==> flow/design.v <==
module OQ1_Stopwatch(AN, Seg, Dot, CLK, Start, RESET);  
	output [3:0] AN;
	output [6:0] Seg;
	output Dot;
	input CLK, Start, RESET;
	parameter R = 2'b00;
    parameter W = 2'b01;
    parameter C = 2'b10;	
	reg  [11:0] divider_ds;
	reg  [5:0]  divider_ms;
	reg  [6:0]  Seg_Temp;
	reg  [3:0]  D3,D2,D1,D0,D_Temp,AN_Temp;
	reg  [1:0]  state,n_state;
	reg         dp;
	wire        RTC_ds,RTC_ms;
	always @(posedge CLK or posedge RESET) begin
	  if(RESET) divider_ms <= 0;
	  else if(divider_ms==32) divider_ms <= 0;
      else divider_ms <= divider_ms + 1;
    end
    assign RTC_ms = ((divider_ms == 32)?1'b1:1'b0);
	always @(posedge CLK or posedge RESET) begin
      if(RESET) divider_ds <= 0;
      else if(divider_ds==3276) divider_ds <= 0;
      else if(state==C) divider_ds <= divider_ds + 1;
    end
    assign RTC_ds = ((divider_ds == 3276)?1'b1:1'b0);
	always@(posedge CLK or posedge RESET) begin
      if(RESET) begin
        state <= R;
        D3 <= 0;
        D2 <= 0;
        D1 <= 0;
        D0 <= 0;
      end else begin
        state <= n_state;
        if(RTC_ds) begin
          if(D0 == 9) begin
            D0 <= 0;
            if(D1 == 9) begin
              D1 <= 0;
              if(D2 == 9) begin
                D2 <= 0;
                if(D3 == 9) begin
                  D3 <= 0;                  
                end else begin
                  D3 <= D3 + 1;
                end                    
              end else begin
                D2 <= D2 + 1;
              end      
            end else begin
              D1 <= D1 + 1;
            end
          end else begin
            D0 <= D0 + 1;
          end
        end      
      end
    end
    always@(*) begin
      case (state)
        R : if(RESET) n_state = R;
            else if(Start && !RESET) n_state = C;
            else n_state = W;
        W : if(RESET) n_state = R;
            else if(Start && !RESET) n_state = C;
            else n_state = W;
        C : if(RESET) n_state = R;
            else n_state = C;        
        default : n_state = R;
      endcase
    end
    always@(posedge CLK or posedge RESET) begin
      if(RESET) begin
        D_Temp  <= 4'b0000;
        AN_Temp <= 4'b1110;
        dp      <= 1'b0;
      end else if(RTC_ms) begin
      case(AN_Temp)
        4'b0111 : begin
                    D_Temp <= D0;
                    AN_Temp <= 4'b1110;
                    dp <= 1;
                  end
        4'b1110 : begin
                    D_Temp <= D1;
                    AN_Temp <= 4'b1101;
                    dp <= 0;
                  end
        4'b1101 : begin
                    D_Temp <= D2;
                    AN_Temp <= 4'b1011;
                    dp <= 1;
                  end
        4'b1011 : begin
                    D_Temp <= D3;
                    AN_Temp <= 4'b0111;
                    dp <= 1;
                  end
      endcase
      end
    end    
    always @(*) begin
        case(D_Temp)
          0 : Seg_Temp=7'b1000000; 
          1 : Seg_Temp=7'b1111001; 
          2 : Seg_Temp=7'b0100100; 
          3 : Seg_Temp=7'b0110000; 
          4 : Seg_Temp=7'b0011001; 
          5 : Seg_Temp=7'b0010010; 
          6 : Seg_Temp=7'b0000010; 
          7 : Seg_Temp=7'b1111000; 
          8 : Seg_Temp=7'b0000000; 
          9 : Seg_Temp=7'b0011000; 
          default : Seg_Temp=7'b0111111; 
      endcase
    end
    assign Seg = Seg_Temp;
    assign AN = AN_Temp;
    assign Dot = dp;
endmodule
# [Tool chain data of OQ1_Stopwatch]
# Module OQ1_Stopwatch before and after one edit of its RTL, step after step.
# "orig" refers to lines of the RTL above, "edited" to lines of the edited file.
# "diff": "edited" minus "orig" as printed here. "rel_change_pct": 100 x difference / "orig".
# Cell names lack the library's common part.
# A cell with -- has no value.
[inputs] design="OQ1_Stopwatch" clock_port="CLK" cell_library="sky130hd" corner="tt_025C_1v80"

# [Edit of the RTL]
# The edit as a unified diff against the file above.
# This change comes from a script, not from a designer. No optimisation was intended, and the edited design may behave differently.
# begin of diff
@@ -7,5 +7,5 @@
     parameter W = 2'b01;
     parameter C = 2'b10;	
-	reg  [11:0] divider_ds;
+	reg  [17:0] divider_ds;
 	reg  [5:0]  divider_ms;
 	reg  [6:0]  Seg_Temp;
# end of diff

# [Word level]
# Counts by Yosys on the flattened word-level netlist (proc, flatten, opt, wreduce; memories kept). Register bits leave out memories and registers merged into their read ports (data or address). Print and check cells are left out. Cells with the same type and inputs are merged into one.
# Memory sizes are those after Yosys's memory passes, which may raise the word count (mostly to a power of two), join words into wider ones and drop unused or constant bits.
[word_totals] element="reg_bits" orig=45 edited=51 diff=6 rel_change_pct=13.33
[word_totals] element="romBits" orig=112 edited=112 diff=0 rel_change_pct=0.00
[word_totals] element="memories" orig=1 edited=1 diff=0 rel_change_pct=0.00
[word_totals] element="in_bits" orig=3 edited=3 diff=0 rel_change_pct=0.00
[word_totals] element="out_inout_bits" orig=12 edited=12 diff=0 rel_change_pct=0.00
[word_totals] element="wordCells" orig=58 edited=58 diff=0 rel_change_pct=0.00
[op_classes] element="add_sub_neg" orig=6 edited=6 diff=0 rel_change_pct=0.00
[op_classes] element="eq_ne" orig=12 edited=12 diff=0 rel_change_pct=0.00
[op_classes] element="muxes" orig=16 edited=16 diff=0 rel_change_pct=0.00
[op_classes] element="n_reduce_logical" orig=13 edited=13 diff=0 rel_change_pct=0.00
[mem_list] element="mem_shapes" orig="16x7 r1 w0" edited="16x7 r1 w0"
[op_table] op="two-way mux 12 bit" orig=2 edited=0 diff=-2 rel_change_pct=-100.00
[op_table] op="two-way mux 18 bit" orig=0 edited=2 diff=2
[op_table] op="adder 12 x 1 -> 12 bit (second input constant)" orig=1 edited=0 diff=-1 rel_change_pct=-100.00
[op_table] op="equality test 12 bit (second input constant)" orig=1 edited=0 diff=-1 rel_change_pct=-100.00
[op_table] op="adder 18 x 1 -> 18 bit (second input constant)" orig=0 edited=1 diff=1
[op_table] op="equality test 18 x 12 -> 1 bit (second input constant)" orig=0 edited=1 diff=1
[op_table] op="equality test 4 bit (second input constant)" orig=7 edited=7 diff=0 rel_change_pct=0.00
[op_table] op="adder 4 x 1 -> 4 bit (second input constant)" orig=4 edited=4 diff=0 rel_change_pct=0.00
[op_table] op="two-way mux 4 bit" orig=4 edited=4 diff=0 rel_change_pct=0.00
[op_table] op="two-way mux 2 bit" orig=3 edited=3 diff=0 rel_change_pct=0.00
[op_table] op="AND reduction 2 bit" orig=3 edited=3 diff=0 rel_change_pct=0.00
[op_table] op="two-way mux 1 bit" orig=2 edited=2 diff=0 rel_change_pct=0.00
[op_table] op="case mux 4 bit (select 4 bit)" orig=2 edited=2 diff=0 rel_change_pct=0.00
[op_table] op="nonzero test 2 bit" orig=2 edited=2 diff=0 rel_change_pct=0.00
[op_table] op="adder 6 x 1 -> 6 bit (second input constant)" orig=1 edited=1 diff=0 rel_change_pct=0.00
[op_table] op="equality test 2 x 1 -> 1 bit (second input constant)" orig=1 edited=1 diff=0 rel_change_pct=0.00
[op_table] op="equality test 2 bit (second input constant)" orig=1 edited=1 diff=0 rel_change_pct=0.00
[op_table] op="equality test 4 x 3 -> 1 bit (second input constant)" orig=1 edited=1 diff=0 rel_change_pct=0.00
[op_table] op="equality test 6 bit (second input constant)" orig=1 edited=1 diff=0 rel_change_pct=0.00
[op_table] op="logical AND 1 bit" orig=1 edited=1 diff=0 rel_change_pct=0.00
[op_table] op="zero test 1 bit" orig=1 edited=1 diff=0 rel_change_pct=0.00
[op_table] op="zero test 2 bit" orig=1 edited=1 diff=0 rel_change_pct=0.00
[op_table] op="two-way mux 6 bit" orig=1 edited=1 diff=0 rel_change_pct=0.00
[op_table] op="case mux 1 bit (select 2 bit)" orig=1 edited=1 diff=0 rel_change_pct=0.00
[op_table] op="case mux 2 bit (select 2 bit)" orig=1 edited=1 diff=0 rel_change_pct=0.00
[op_table] op="AND reduction 3 bit" orig=1 edited=1 diff=0 rel_change_pct=0.00
[op_table] op="AND reduction 4 bit" orig=1 edited=1 diff=0 rel_change_pct=0.00
[op_table] op="nonzero test 4 bit" orig=1 edited=1 diff=0 rel_change_pct=0.00
# The list need not be complete.

# [Depth]
# Longest topological path by Yosys (ltp), each cell counted once; first at word level (registers and memories cut), then after technology mapping (sequential cells cut; the memories' decode and read muxes count).
[depth] element="depth_word" orig=5 edited=5 diff=0 rel_change_pct=0.00
[depth] element="abc_area" orig="0" edited="0"
[depth] element="ltp_mapped" orig=8 edited=7 diff=-1 rel_change_pct=-12.50
[depth] element="ltp_nobuf" orig=6 edited=6 diff=0 rel_change_pct=0.00

# [After synthesis]
# Yosys stat after the flow's synthesis: flattened, memories mapped to cells. It holds for the ABC_AREA given above (unset counts as 0); a run with the other value may have another netlist.
[by_type] cell="nand2_1" orig=17 edited=29 diff=12 rel_change_pct=70.59
[by_type] cell="inv_1" orig=15 edited=25 diff=10 rel_change_pct=66.67
[by_type] cell="o21ai_0" orig=14 edited=23 diff=9 rel_change_pct=64.29
[by_type] cell="nand2b_1" orig=8 edited=1 diff=-7 rel_change_pct=-87.50
[by_type] cell="nor4_1" orig=0 edited=7 diff=7
[by_type] cell="dfrtp_1" orig=41 edited=47 diff=6 rel_change_pct=14.63
[by_type] cell="nor3_1" orig=3 edited=9 diff=6 rel_change_pct=200.00
[by_type] cell="nor2_1" orig=29 edited=24 diff=-5 rel_change_pct=-17.24
[by_type] cell="mux2_2" orig=8 edited=3 diff=-5 rel_change_pct=-62.50
[by_type] cell="clkbuf_1" orig=4 edited=9 diff=5 rel_change_pct=125.00
[by_type] cell="nand3_1" orig=15 edited=11 diff=-4 rel_change_pct=-26.67
[by_type] cell="xor2_1" orig=7 edited=11 diff=4 rel_change_pct=57.14
[by_type] cell="o22a_1" orig=4 edited=0 diff=-4 rel_change_pct=-100.00
[by_type] cell="a222oi_1" orig=0 edited=4 diff=4
[by_type] cell="a22o_1" orig=0 edited=4 diff=4
[by_type] cell="and4b_1" orig=1 edited=4 diff=3 rel_change_pct=300.00
[by_type] cell="or3_1" orig=1 edited=4 diff=3 rel_change_pct=300.00
[by_type] cell="xnor2_1" orig=15 edited=17 diff=2 rel_change_pct=13.33
# The list need not be complete.
[mapped] element="mapped_cells" orig=266 edited=296 diff=30 rel_change_pct=11.28
[mapped] element="yosys_area_um2" orig=2595.0 edited=2770.2 diff=175.2 rel_change_pct=6.75
[mapped] element="seq_area_um2" orig=1104.8 edited=1255.0 diff=150.2 rel_change_pct=13.60
[mapped] element="ffs" orig=44 edited=50 diff=6 rel_change_pct=13.64
[mapped] element="n_buf" orig=11 edited=11 diff=0 rel_change_pct=0.00

# [Worst setup path after synthesis]
# Source: OpenSTA report_checks on the synthesized netlist (no wires, ideal clock, input and output delay 20% of the period each), path of least setup slack; recovery checks are left aside. Register names are those of the netlist, which keeps one name where synthesis merged equal registers.
[synth_path] element="path_kind" orig="flip-flop to output port" edited="flip-flop to output port"
[synth_path] element="from" orig="reg D_Temp[1]" edited="reg D_Temp[1]"
[synth_path] element="to" orig="out Seg[4]" edited="out Seg[4]"
[synth_path] element="clock_period_ns" orig=10.0 edited=10.0 diff=0.0 rel_change_pct=0.00
[synth_path] element="out_delay_ns" orig=2.000 edited=2.000 diff=0.000 rel_change_pct=0.00
[synth_path] element="t_first_pin_ns" orig=0.000 edited=0.000 diff=0.000
[synth_path] element="t_arrival_ns" orig=1.104 edited=1.107 diff=0.003 rel_change_pct=0.27
[synth_path] element="required_time_ns" orig=8.000 edited=8.000 diff=0.000 rel_change_pct=0.00
[synth_path] element="path_slack_ns" orig=6.896 edited=6.893 diff=-0.003
[synth_path] element="path_delay_ns" orig=1.104 edited=1.107 diff=0.003 rel_change_pct=0.27
[synth_path] element="driving_pins" orig=6 edited=6 diff=0 rel_change_pct=0.00
[synth_path] element="n_path_buf" orig=0 edited=0 diff=0
[synth_path] element="synth_period_reached_ns" orig=3.104 edited=3.107 diff=0.003 rel_change_pct=0.10
# "path_delay_ns" = arrival - input delay + setup time.
# A path that ends at an output port has no setup time.
# "driving_pins" counts driving pins, that of a launching flip-flop among them; a cell with two outputs on the path counts twice.
# "synth_period_reached_ns" = period - worst setup slack (recovery checks aside). The figure is calculated, with input and output delays left at 20% of the set period.
# The rows between start and end are the longest chain of elaborated cells between them; the timing report does not say that the signal goes this way. Where chains are equally long, one stands for them.
# Each line given opens the expression or statement behind the cell; cells for indexed reads and writes are added by Yosys, which also makes memories of some case tables.
# The chain passes a memory read, where the word-level depth is cut; so it can be longer than that depth.
# A register here has more assigning lines than the two given.
[synth_between_orig] cell_sequence="dfrtp_1 -> inv_1 -> ha_1 -> nand2_1 -> o21ai_0 -> o21ai_0" elab_chain_cells=1 cone_cells=1 cone_lines=1 classes_between="1 x memory"
[synth_lines_orig] element="from (decl)" line_no=12 rtl="reg [3:0] D3,D2,D1,D0,D_Temp,AN_Temp;"
[synth_lines_orig] element="from (assign)" line_no=76 rtl="D_Temp  <= 4'b0000;"
[synth_lines_orig] element="from (assign)" line_no=82 rtl="D_Temp <= D0;"
[synth_lines_orig] element="memory read (16 x 7 bit)" line_no=105 rtl="case(D_Temp)"
[synth_lines_orig] element="to (decl)" line_no=3 rtl="output [6:0] Seg;"
[synth_between_edited] cell_sequence="dfrtp_1 -> inv_1 -> ha_1 -> nand2_1 -> o21ai_0 -> o21ai_0" elab_chain_cells=1 cone_cells=1 cone_lines=1 classes_between="1 x memory"
[synth_lines_edited] element="from (decl)" line_no=12 rtl="reg [3:0] D3,D2,D1,D0,D_Temp,AN_Temp;"
[synth_lines_edited] element="from (assign)" line_no=76 rtl="D_Temp  <= 4'b0000;"
[synth_lines_edited] element="from (assign)" line_no=82 rtl="D_Temp <= D0;"
[synth_lines_edited] element="memory read (16 x 7 bit)" line_no=105 rtl="case(D_Temp)"
[synth_lines_edited] element="to (decl)" line_no=3 rtl="output [6:0] Seg;"

# [Path in the finished layout]
# From the final timing report of the runs of pair 1: the path of least setup slack in the routed layout; clock arrival at registers is part of the times.
[layout_path] element="path_kind" orig="flip-flop to output port" edited="flip-flop to output port"
[layout_path] element="from" orig="reg D_Temp[1]" edited="reg D_Temp[1]"
[layout_path] element="to" orig="out Seg[3]" edited="out Seg[3]"
[layout_path] element="clock_period_ns" orig=3.94 edited=3.94 diff=0.00 rel_change_pct=0.00
[layout_path] element="out_delay_ns" orig=0.79 edited=0.79 diff=0.00 rel_change_pct=0.00
[layout_path] element="t_first_pin_ns" orig=0.29 edited=0.30 diff=0.01 rel_change_pct=3.45
[layout_path] element="t_arrival_ns" orig=1.93 edited=1.97 diff=0.04 rel_change_pct=2.07
[layout_path] element="required_time_ns" orig=3.15 edited=3.15 diff=0.00 rel_change_pct=0.00
[layout_path] element="path_slack_ns" orig=1.23 edited=1.18 diff=-0.05
[layout_path] element="driving_pins" orig=7 edited=7 diff=0 rel_change_pct=0.00
[layout_path] element="n_path_buf" orig=1 edited=1 diff=0 rel_change_pct=0.00
# The rows between start and end are the longest chain of elaborated cells between them; the timing report does not say that the signal goes this way. Where chains are equally long, one stands for them.
# The chain passes a memory read, where the word-level depth is cut; so it can be longer than that depth.
# A register here has more assigning lines than the two given.
[layout_between_orig] cell_sequence="dfrtp_1 -> inv_1 -> ha_1 -> nand2_1 -> o21a_1 -> o22a_1 -> clkdlybuf4s50_1" elab_chain_cells=1 cone_cells=1 cone_lines=1 classes_between="1 x memory"
[layout_lines_orig] element="from (decl)" line_no=12 rtl="reg [3:0] D3,D2,D1,D0,D_Temp,AN_Temp;"
[layout_lines_orig] element="from (assign)" line_no=76 rtl="D_Temp  <= 4'b0000;"
[layout_lines_orig] element="from (assign)" line_no=82 rtl="D_Temp <= D0;"
[layout_lines_orig] element="memory read (16 x 7 bit)" line_no=105 rtl="case(D_Temp)"
[layout_lines_orig] element="to (decl)" line_no=3 rtl="output [6:0] Seg;"
[layout_between_edited] cell_sequence="dfrtp_1 -> inv_1 -> ha_1 -> nand2_1 -> o21ai_0 -> o21ai_0 -> clkdlybuf4s50_1" elab_chain_cells=1 cone_cells=1 cone_lines=1 classes_between="1 x memory"
[layout_lines_edited] element="from (decl)" line_no=12 rtl="reg [3:0] D3,D2,D1,D0,D_Temp,AN_Temp;"
[layout_lines_edited] element="from (assign)" line_no=76 rtl="D_Temp  <= 4'b0000;"
[layout_lines_edited] element="from (assign)" line_no=82 rtl="D_Temp <= D0;"
[layout_lines_edited] element="memory read (16 x 7 bit)" line_no=105 rtl="case(D_Temp)"
[layout_lines_edited] element="to (decl)" line_no=3 rtl="output [6:0] Seg;"

# [Layout results]
# Runs of the flow (Yosys, OpenROAD) on both versions; the two runs of a pair have the same settings. The constraints put input and output delay at 20% of the set period each and load the outputs with 0.01 pF.
[settings_pair_1] period_ns=3.94 CAP_MARGIN=20 CORE_MARGIN=2 CORE_UTILIZATION=40 SLEW_MARGIN=20
[measured_pair_1] element="synth_area_um2" orig=2595.0 edited=2770.2 diff=175.2 rel_change_pct=6.75
[measured_pair_1] element="dieArea_um2" orig=7147.9 edited=7607.3 diff=459.4 rel_change_pct=6.43
[measured_pair_1] element="fin_util_frac" orig=0.454 edited=0.455 diff=0.001
[measured_pair_1] element="fin_ws_ns" orig=1.226 edited=1.179 diff=-0.047
[measured_pair_1] element="final_setup_tns_ns" orig=0.000 edited=0.000 diff=0.000
[measured_pair_1] element="ws_hold_ns" orig=0.480 edited=0.481 diff=0.001
[measured_pair_1] element="achieved_period_ns" orig=2.714 edited=2.761 diff=0.047 rel_change_pct=1.73
[settings_pair_2] ABC_AREA=1 CAP_MARGIN=15 CELL_PAD_IN_SITES_DETAIL_PLACEMENT=0 CORE_ASPECT_RATIO=1.57 CORE_UTILIZATION=67 CTS_CLUSTER_DIAMETER=378 GPL_TIMING_DRIVEN=0 SETUP_SLACK_MARGIN=0.14 TNS_END_PERCENT=70 period_ns=2.54 CORE_MARGIN=2 SLEW_MARGIN=20
[measured_pair_2] element="synth_area_um2" orig=2748.9 edited=3150.5 diff=401.6 rel_change_pct=14.61
[measured_pair_2] element="dieArea_um2" orig=4644.4 edited=5280.6 diff=636.2 rel_change_pct=13.70
[measured_pair_2] element="fin_util_frac" orig=0.771 edited=0.763 diff=-0.008
[measured_pair_2] element="fin_ws_ns" orig=0.171 edited=0.189 diff=0.018
[measured_pair_2] element="final_setup_tns_ns" orig=0.000 edited=0.000 diff=0.000
[measured_pair_2] element="ws_hold_ns" orig=0.494 edited=0.483 diff=-0.011
[measured_pair_2] element="achieved_period_ns" orig=2.369 edited=2.351 diff=-0.018 rel_change_pct=-0.76
# By "achieved_period_ns" is meant the clock period of the run minus its worst setup slack. This is arithmetic on one report: input and output delays are still those of the set period (20% each).
